==> flow/design.v <==
module divider(
    input logic [15:0]  dividend,
    output logic [15:0] quotient,
    output logic [15:0] remainder
);
    localparam logic[15:0] MAGIC = 16'h000047AF;
    logic [31:0]           temp;
    logic [31:0]           q;
    logic [15:0]           diff, t;
    assign temp = MAGIC * dividend[14:0];
    assign q = temp[31:16];
    assign diff = (dividend[14:0] - q) >> 1;
    assign t = diff + q;
    assign quotient = t >> 6;
    assign remainder[14:0] = dividend[14:0] - ((quotient << 6) + (quotient << 5) + (quotient << 2));
    assign remainder[15] = dividend[15];
endmodule
module input_circuit(
    input logic clk,
    input logic rst_n,
    input logic init_i,
    input logic stop_i,
    input logic [15:0] data_i,
    input logic valid_1,
    output logic ready_1,
    output logic [15:0] data_o,
    output logic valid_2,
    input  logic ready_2,
    output logic[15:0] total_num_turns_o
);
    logic[15:0] skid_buffer;
    logic       skid_buffer_empty;
    logic       r_init;
    logic       t1_done, t2_done;
    assign t1_done = ready_1 && valid_1;
    assign t2_done = ready_2 && valid_2;
    always_ff @(posedge clk) begin
        if(!rst_n) begin
            ready_1 <= 0;
        end
        else begin
            if(r_init)
              ready_1 <= !t1_done;
            else begin
                if(!stop_i) begin
                    if(skid_buffer_empty) begin
                        if((!valid_2) || t2_done)
                          ready_1 <= 1;
                        else ready_1 <= 0;
                    end else ready_1 <= 0;
                end
                else
                    ready_1 <= 0;
            end
        end
    end
    always_ff @(posedge clk) begin
        if(!rst_n) begin
            valid_2 <= 0;
        end
        else begin
            if(r_init)
              valid_2 <= 0;
            else begin
                if(t2_done) begin
                    if(skid_buffer_empty) begin
                        if(t1_done) begin
                            data_o <= data_i;
                            valid_2 <= 1;
                        end
                        else begin
                            valid_2 <= 0;
                        end
                    end
                    else begin
                        data_o <= skid_buffer;
                        valid_2 <= 1;
                    end
                end
                else if(!valid_2) begin
                    if(t1_done) begin
                        data_o <= data_i;
                        valid_2 <= 1;
                    end
                end
            end
        end
    end
    always_ff @(posedge clk) begin
        if(!rst_n) begin
            r_init <= 0;
            skid_buffer_empty <= 1;
        end
        else begin
            if(r_init) begin
                if(t1_done) begin
                    r_init <= 0;
                    total_num_turns_o <= data_i;
                end
            end
            else begin
                if(init_i)
                    r_init <= 1;
                if(t1_done && valid_2 && !t2_done) begin
                    skid_buffer <= data_i;
                    skid_buffer_empty <= 0;
                end
                else if(!t1_done && t2_done && !skid_buffer_empty) begin
                    skid_buffer_empty <= 1;
                end
            end
        end
    end
endmodule
module dial_solver(
        input logic [15:0] val,
        input logic        valid_i,
        input logic        clk,
        input logic        rst_n,
        input logic [15:0] full_turns,
        output logic       ready,
        output logic       valid,
        output logic [31:0] password
);
    logic signed[31:0] dial;
    logic signed[31:0] old_dial;
    logic [15:0] rval;
    typedef enum logic {
        LEFT = 0,
        RIGHT = 1
    } turn_t;
    typedef enum logic[2:0]{
        IDLE,
        READY,
        CHECK_TURN,
        R_END,
        L_END
    }state_t;
    logic turn;
    state_t state;
    assign turn = rval[15];
    always_ff @(posedge clk) begin
        if(!rst_n) begin
            ready <= 0;
            password <= 0;
            dial <= 50;
            state <= IDLE;
        end
        else begin
            unique case(state)
                IDLE: begin
                    ready <= 1;
                    state <= READY;
                end
                READY: begin
                    if(valid_i) begin
                      old_dial <= dial;
                      password <= password + full_turns;
                      rval <= val;
                      state <= CHECK_TURN;
                      ready <= 0;
                    end
                end
                CHECK_TURN: begin
                    if(turn == RIGHT) begin
                      dial <= dial + rval[14:0];
                      state <= R_END;
                    end
                    else begin
                      dial <= dial - rval[14:0];
                      state <= L_END;
                    end
                end
                R_END: begin
                    if(dial > 99) begin
                        dial <= dial - 100;
                        password <= password + 1;
                    end
                    state <= READY;
                    ready <= 1;
                end
                L_END: begin
                    if(dial < 0) begin
                      dial <= dial + 100;
                    end
                    if((dial < 0 || dial == 0) && old_dial != 0)
                        password <= password + 1;
                    state <= READY;
                    ready <= 1;
                end
            endcase
        end
    end
endmodule
module top(input logic [15:0]  data_i,
           input logic         valid_i,
           input logic         clk,
           input logic         rst_n,
           output logic        ready_o,
           output logic valid_o,
           output logic [31:0] password_o);
    logic [15:0] dividend;
    logic [15:0] quotient;
    logic [15:0] remainder;
    logic        init;
    logic        stop;
    logic [31:0] turns;
    logic        ready1;
    logic        valid2, ready2;
    logic        valid3;
    logic [15:0] cnt;
    logic [15:0] total_num_turns;
    typedef enum logic[2:0] {
        IDLE,
        CHECK_TOTAL_CNT,
        ACTIVE,
        WAIT1,
        WAIT2,
        DONE
    }state_t;
    state_t state;
    always_ff @(posedge clk) begin
        if(!rst_n) begin
            state <= IDLE;
            valid_o <= 0;
            init <= 1;
            stop <= 1;
            cnt <= 0;
        end
        else begin
            unique case(state)
                IDLE: begin
                    if(valid_i && ready_o) begin
                        init <= 0;
                        state <= CHECK_TOTAL_CNT;
                    end
                end
                CHECK_TOTAL_CNT: begin
                    if(cnt == total_num_turns) begin
                        state <= DONE;
                    end
                    else begin
                        state <= ACTIVE;
                        stop <= 0;
                        init <= 0;
                    end
                end
                ACTIVE:begin
                    if(ready_o && valid_i) begin
                        cnt <= cnt + 1;
                        if(cnt + 1 == total_num_turns) begin
                            state <= WAIT1;
                            stop <= 1;
                        end
                    end
                end
                WAIT1: begin
                    state <= WAIT2;
                end
                WAIT2: begin
                    if(ready2 && !valid2) begin
                        valid_o <= 1;
                        state <= DONE;
                    end
                end
                DONE:begin
                    valid_o <= 0;
                    stop <= 1;
                    init <= 1;
                    state <= IDLE;
                end
            endcase
        end
    end
    input_circuit ic (
        .clk (clk),
        .rst_n (rst_n),
        .data_i (data_i),
        .valid_1 (valid_i),
        .ready_1 (ready_o),
        .data_o (dividend),
        .valid_2 (valid2),
        .ready_2 (ready2),
        .total_num_turns_o (total_num_turns),
        .init_i (init),
        .stop_i (stop));
    divider d(.dividend (dividend),
              .quotient (quotient),
              .remainder (remainder));
    dial_solver ds(.val (remainder),
                  .valid_i (valid2),
                  .clk (clk),
                  .rst_n (rst_n),
                  .ready (ready2),
                  .valid (valid_3),
                  .password (password_o),
                  .full_turns (quotient));
endmodule
---- Reports on top ----
What the tools print for top, step after step.
Lines are those of the file above, counted from 1.
Cell names lack the library's common part.
A cell with -- has no value.
design
  top ..................................... top
  clock port .............................. clk
  cell library ............................ sky130hd
  corner .................................. tt_025C_1v80

---- Elaborated design ----
Yosys after proc, flatten, opt, wreduce and memory -nomap, before mapping. Memory bits, and registers merged into a memory's read port (data or address), are not among the register bits. Print and check cells are not counted. Equal cells are merged and count once.
bit counts
  flip-flop bits (word level) ............. 190
  output and inout bits ................... 34
  elaborated cells ........................ 143
cells by class
  $add $sub $neg .......................... 12
  multipliers ............................. 1
  $lt $le $gt $ge ......................... 2
  equal/unequal tests ..................... 21
  muxes and demuxes ....................... 44
  bitwise operators ....................... 2
  reductions and logical operators ........ 43
operators with widths
  operator                                                                   count
  15-bit by 15-bit multiplier with 30-bit output with constant A             1
  32-bit case mux with 3-bit select                                          2
  32-bit 2-to-1 mux                                                          6
  16-bit 2-to-1 mux                                                          4
  32-bit by 1-bit adder with 32-bit output with constant B                   1
  32-bit by 1-bit < comparator with 1-bit output with constant B             1
  32-bit by 10-bit adder with 32-bit output                                  1
  32-bit by 15-bit adder with 32-bit output                                  1
  32-bit by 15-bit subtractor with 32-bit output                             1
  32-bit by 8-bit adder with 32-bit output with constant B                   1
  32-bit by 8-bit subtractor with 32-bit output with constant B              1
  32-bit by 8-bit greater-than comparator with 1-bit output with constant B  1
  32-bit zero test                                                           1
  32-bit nonzero test                                                        1
  3-bit 2-to-1 mux                                                           7
  1-bit 2-to-1 mux                                                           19
  3-bit AND reduction                                                        6
  3-bit case mux with 6-bit select                                           1
  15-bit by 16-bit subtractor with 17-bit output                             1
  16-bit by 1-bit adder with 17-bit output with constant B                   1
  17-bit by 16-bit equality test with 1-bit output                           1
  16-bit by 14-bit adder with 16-bit output                                  1
  16-bit equality test                                                       1
  15-bit by 12-bit adder with 15-bit output                                  1
  15-bit adder                                                               1
  15-bit subtractor                                                          1
  3-bit nonzero test                                                         5
  3-bit by 2-bit equality test with 1-bit output with constant B             4
Not listed: further kinds 19, cells in them 52.

---- Depth ----
Yosys ltp: most cells in a row. Word level: on the elaborated netlist, between registers, memories and ports. Mapped: between sequential cells and ports; inverters and the memories' decode and read muxes count.
depth
  depth in word-level cells ............... 6
  ABC_AREA ................................ 0
  depth in mapped cells ................... 53
  mapped depth without buffers ............ 52

---- Synthesis result ----
Yosys stat after the flow's synthesis: flattened, memories mapped to cells. It holds for the ABC_AREA given above (unset counts as 0); a run with the other value may have another netlist.
cells by type
  cell      count  total area (um2)
  edfxtp_1  96     2.88E+03
  ha_1      220    2752.64
  dfxtp_1   99     1.98E+03
  fa_1      90     1.8E+03
  xnor2_1   90     788.256
  xor2_1    85     744.464
  nor2_1    196    735.706
  inv_1     188    705.677
  a21oi_1   139    695.667
  nand2_1   155    581.808
  o21ai_0   76     380.365
  a21o_1    33     247.738
  nor3_1    46     230.221
  o21a_1    30     225.216
  nand3_1   42     210.202
  a31oi_1   31     193.936
  clkbuf_1  48     180.173
  and3_1    24     150.144
Not listed: further types 78, cells in them 326.
mapped netlist
  standard cells after synthesis .......... 2014
  cell area after synthesis ............... 18151.2 um2
  area of sequential cells ................ 4864.7 um2
  flip-flops .............................. 195
  buffers ................................. 56
The figures by module come from a second, unflattened synthesis with its own total; it is not the netlist above.
second synthesis, totals
  cell total of the unflattened synthesis .. 2197
  area (unflattened synthesis) ............ 19840.3 um2
Rows give one instance, submodules left out.
by module
  module         instances  cells  area (um2)
  dial_solver    1          1094   9152.5
  divider        1          774    7019.2
  input_circuit  1          126    1966.9
  top            1          203    1701.6

---- Timing after synthesis ----
Source: OpenSTA report_checks on the synthesized netlist (no wires, ideal clock, input and output delay 20% of the period each), path of least setup slack; recovery checks are left aside. Register names are those of the netlist, which keeps one name where synthesis merged equal registers.
timing post-synthesis
  path kind ............................... register to register
  from .................................... reg ic.data_o[5]
  to ...................................... reg ds.rval[14]
  clock period ............................ 13.0 ns
  library setup time ...................... 0.268 ns
  launch time at the first pin ............ 0.000 ns
  data arrival time ....................... 12.233 ns
  data required time ...................... 12.732 ns
  path slack .............................. 0.499 ns
  delay of the path ....................... 12.501 ns
  driving pins on the path ................ 51
  buffers on the path ..................... 1
  period reached after synthesis .......... 12.501 ns
"delay of the path" = arrival - input delay + setup time.
"driving pins on the path" counts driving pins, that of a launching flip-flop among them; a cell with two outputs on the path counts twice.
"period reached after synthesis" is the clock period less the worst setup slack; recovery checks do not enter. This is arithmetic on one report: input and output delays are still those of the set period (20% each).
Between the ends stands the longest chain of elaborated cells between them, by number of cells; it is not shown to be the way that was timed. Of several equally long chains one is given.
Each line given opens the expression or statement behind the cell; cells for indexed reads and writes are added by Yosys, which also makes memories of some case tables.
At most two assigning lines are given for a register; there are more.
between the ends, post-synthesis
  cell sequence ........................... edfxtp_1 > buf_1 > inv_1 > fa_1 > fa_1 > inv_1 > fa_1 > fa_1 > fa_1 > inv_1 > fa_1 > inv_1 > ha_1 > a2111oi_0 > a21bo_2 > a21o_1 > a311o_1 > xnor2_1 > (+15 left out) > xnor2_1 > fa_1 > inv_1 > fa_1 > inv_1 > ha_1 > o21a_1 > o21a_1 > o21ai_0 > nand2b_1 > and2_1 > o21a_1 > o21a_1 > o21ai_0 > nand2b_1 > a21oi_1 > xnor2_1 > xnor3_1
  cells in the longest elaborated chain ... 6
RTL lines, path post-synthesis
  what                                            line  RTL
  start, declared                                 26    output logic [15:0] data_o,
  start, assigned                                 68    data_o <= data_i;
  start, assigned                                 76    data_o <= skid_buffer;
  15-bit by 15-bit multiplier with 30-bit output  10    assign temp = MAGIC * dividend[14:0];
  15-bit by 16-bit subtractor with 17-bit output  12    assign diff = (dividend[14:0] - q) >> 1;
  16-bit by 14-bit adder with 16-bit output       13    assign t = diff + q;
  15-bit adder                                    15    assign remainder[14:0] = dividend[14:0] - ((quotient << 6) + (quotient << 5) + (quotient << 2));
  15-bit by 12-bit adder with 15-bit output       15
  15-bit subtractor                               15
  end, assigned                                   159   rval <= val;
  end, declared                                   127   logic [15:0] rval;

---- Timing after layout ----
Path of least setup slack in the final report of run 1 (OpenROAD, finished layout, wires in). Where an end is a register, its clock arrival counts in the times.
timing post-layout
  path kind ............................... register to register
  from .................................... reg ic.data_o[4]
  to ...................................... reg ds.rval[14]
  clock period ............................ 12.6 ns
  library setup time ...................... 0.25 ns
  launch time at the first pin ............ 0.46 ns
  data arrival time ....................... 12.24 ns
  data required time ...................... 12.80 ns
  path slack .............................. 0.56 ns
  driving pins on the path ................ 50
  buffers on the path ..................... 0
Between the ends stands the longest chain of elaborated cells between them, by number of cells; it is not shown to be the way that was timed. Of several equally long chains one is given.
At most two assigning lines are given for a register; there are more.
between the ends, post-layout
  cell sequence ........................... edfxtp_1 > inv_2 > fa_1 > fa_1 > inv_1 > fa_1 > fa_1 > fa_1 > inv_1 > fa_1 > inv_1 > ha_1 > a2111oi_4 > a21bo_4 > a21o_1 > a311o_1 > xnor2_2 > ha_1 > (+14 left out) > xnor2_2 > fa_1 > inv_1 > fa_1 > inv_1 > ha_1 > o21a_1 > o21a_1 > o21ai_1 > nand2b_1 > and2_1 > o21a_1 > o21a_1 > o21ai_1 > nand2b_1 > a21oi_2 > xnor2_1 > xnor3_1
  cells in the longest elaborated chain ... 6
RTL lines, path post-layout
  what                                            line  RTL
  start, declared                                 26    output logic [15:0] data_o,
  start, assigned                                 68    data_o <= data_i;
  start, assigned                                 76    data_o <= skid_buffer;
  15-bit by 15-bit multiplier with 30-bit output  10    assign temp = MAGIC * dividend[14:0];
  15-bit by 16-bit subtractor with 17-bit output  12    assign diff = (dividend[14:0] - q) >> 1;
  16-bit by 14-bit adder with 16-bit output       13    assign t = diff + q;
  15-bit adder                                    15    assign remainder[14:0] = dividend[14:0] - ((quotient << 6) + (quotient << 5) + (quotient << 2));
  15-bit by 12-bit adder with 15-bit output       15
  15-bit subtractor                               15
  end, assigned                                   159   rval <= val;
  end, declared                                   127   logic [15:0] rval;

==> results <==
top through Yosys and OpenROAD on sky130hd: 3 stored runs, unordered, with their settings and measured results. The constraints put input and output delay at 20% of the set period each and load the outputs with 0.01 pF.
"period reached": clock period set for the run, less the worst setup slack. It is reckoned from that one timing run; input and output delays stay at 20% of the period that was set.
"time of the worst setup path": the worst setup path's part of the clock period (all of it between registers, 20% less for each end at a port) less its slack. A launch clock that arrives late makes it longer, a capture clock that arrives late makes it shorter.

---- run 1 ----
settings
  CORE_UTILIZATION = 40
  PLACE_DENSITY = 0.6
  period_ns = 12.6
  CAP_MARGIN = 20
  CORE_MARGIN = 2
  SLEW_MARGIN = 20
results
  smallest hold slack ..................... 0.448 ns
  sum of negative setup slack ............. 0.000 ns
  time of the worst setup path ............ 12.04 ns
  worst path kind ......................... register to register
  Yosys chip area after synthesis ......... 18151.2 um2
  period reached .......................... 12.041 ns
  die area ................................ 47097.7 um2
  standard-cell area of the final layout .. 20394.6 um2
  post-layout utilization ................. 45.2%
  setup slack of the worst path ........... 0.559 ns

---- run 2 ----
settings
  CORE_UTILIZATION = 40
  PLACE_DENSITY = 0.6
  period_ns = 16.2
  CAP_MARGIN = 20
  CORE_MARGIN = 2
  SLEW_MARGIN = 20
results
  smallest hold slack ..................... 0.455 ns
  sum of negative setup slack ............. 0.000 ns
  period reached .......................... 13.730 ns
  time of the worst setup path ............ 13.73 ns
  worst path kind ......................... register to register
  die area ................................ 47097.7 um2
  setup slack of the worst path ........... 2.470 ns
  standard-cell area of the final layout .. 19926.6 um2
  Yosys chip area after synthesis ......... 18151.2 um2
  post-layout utilization ................. 44.2%

---- run 3 ----
settings
  CAP_MARGIN = 15
  CELL_PAD_IN_SITES_GLOBAL_PLACEMENT = 2
  CORE_ASPECT_RATIO = 0.54
  CORE_MARGIN = 4
  CORE_UTILIZATION = 46
  CTS_CLUSTER_DIAMETER = 279
  CTS_CLUSTER_SIZE = 99
  GPL_ROUTABILITY_DRIVEN = 1
  GPL_TIMING_DRIVEN = 0
  MAX_ROUTING_LAYER = met4
  MIN_ROUTING_LAYER = met1
  period_ns = 13.0
  SLEW_MARGIN = 20
results
  Yosys chip area after synthesis ......... 18151.2 um2
  die area ................................ 42852.9 um2
  smallest hold slack ..................... 0.453 ns
  sum of negative setup slack ............. 0.000 ns
  standard-cell area of the final layout .. 20694.8 um2
  period reached .......................... 12.488 ns
  time of the worst setup path ............ 12.49 ns
  worst path kind ......................... register to register
  setup slack of the worst path ........... 0.512 ns
  post-layout utilization ................. 53.2%
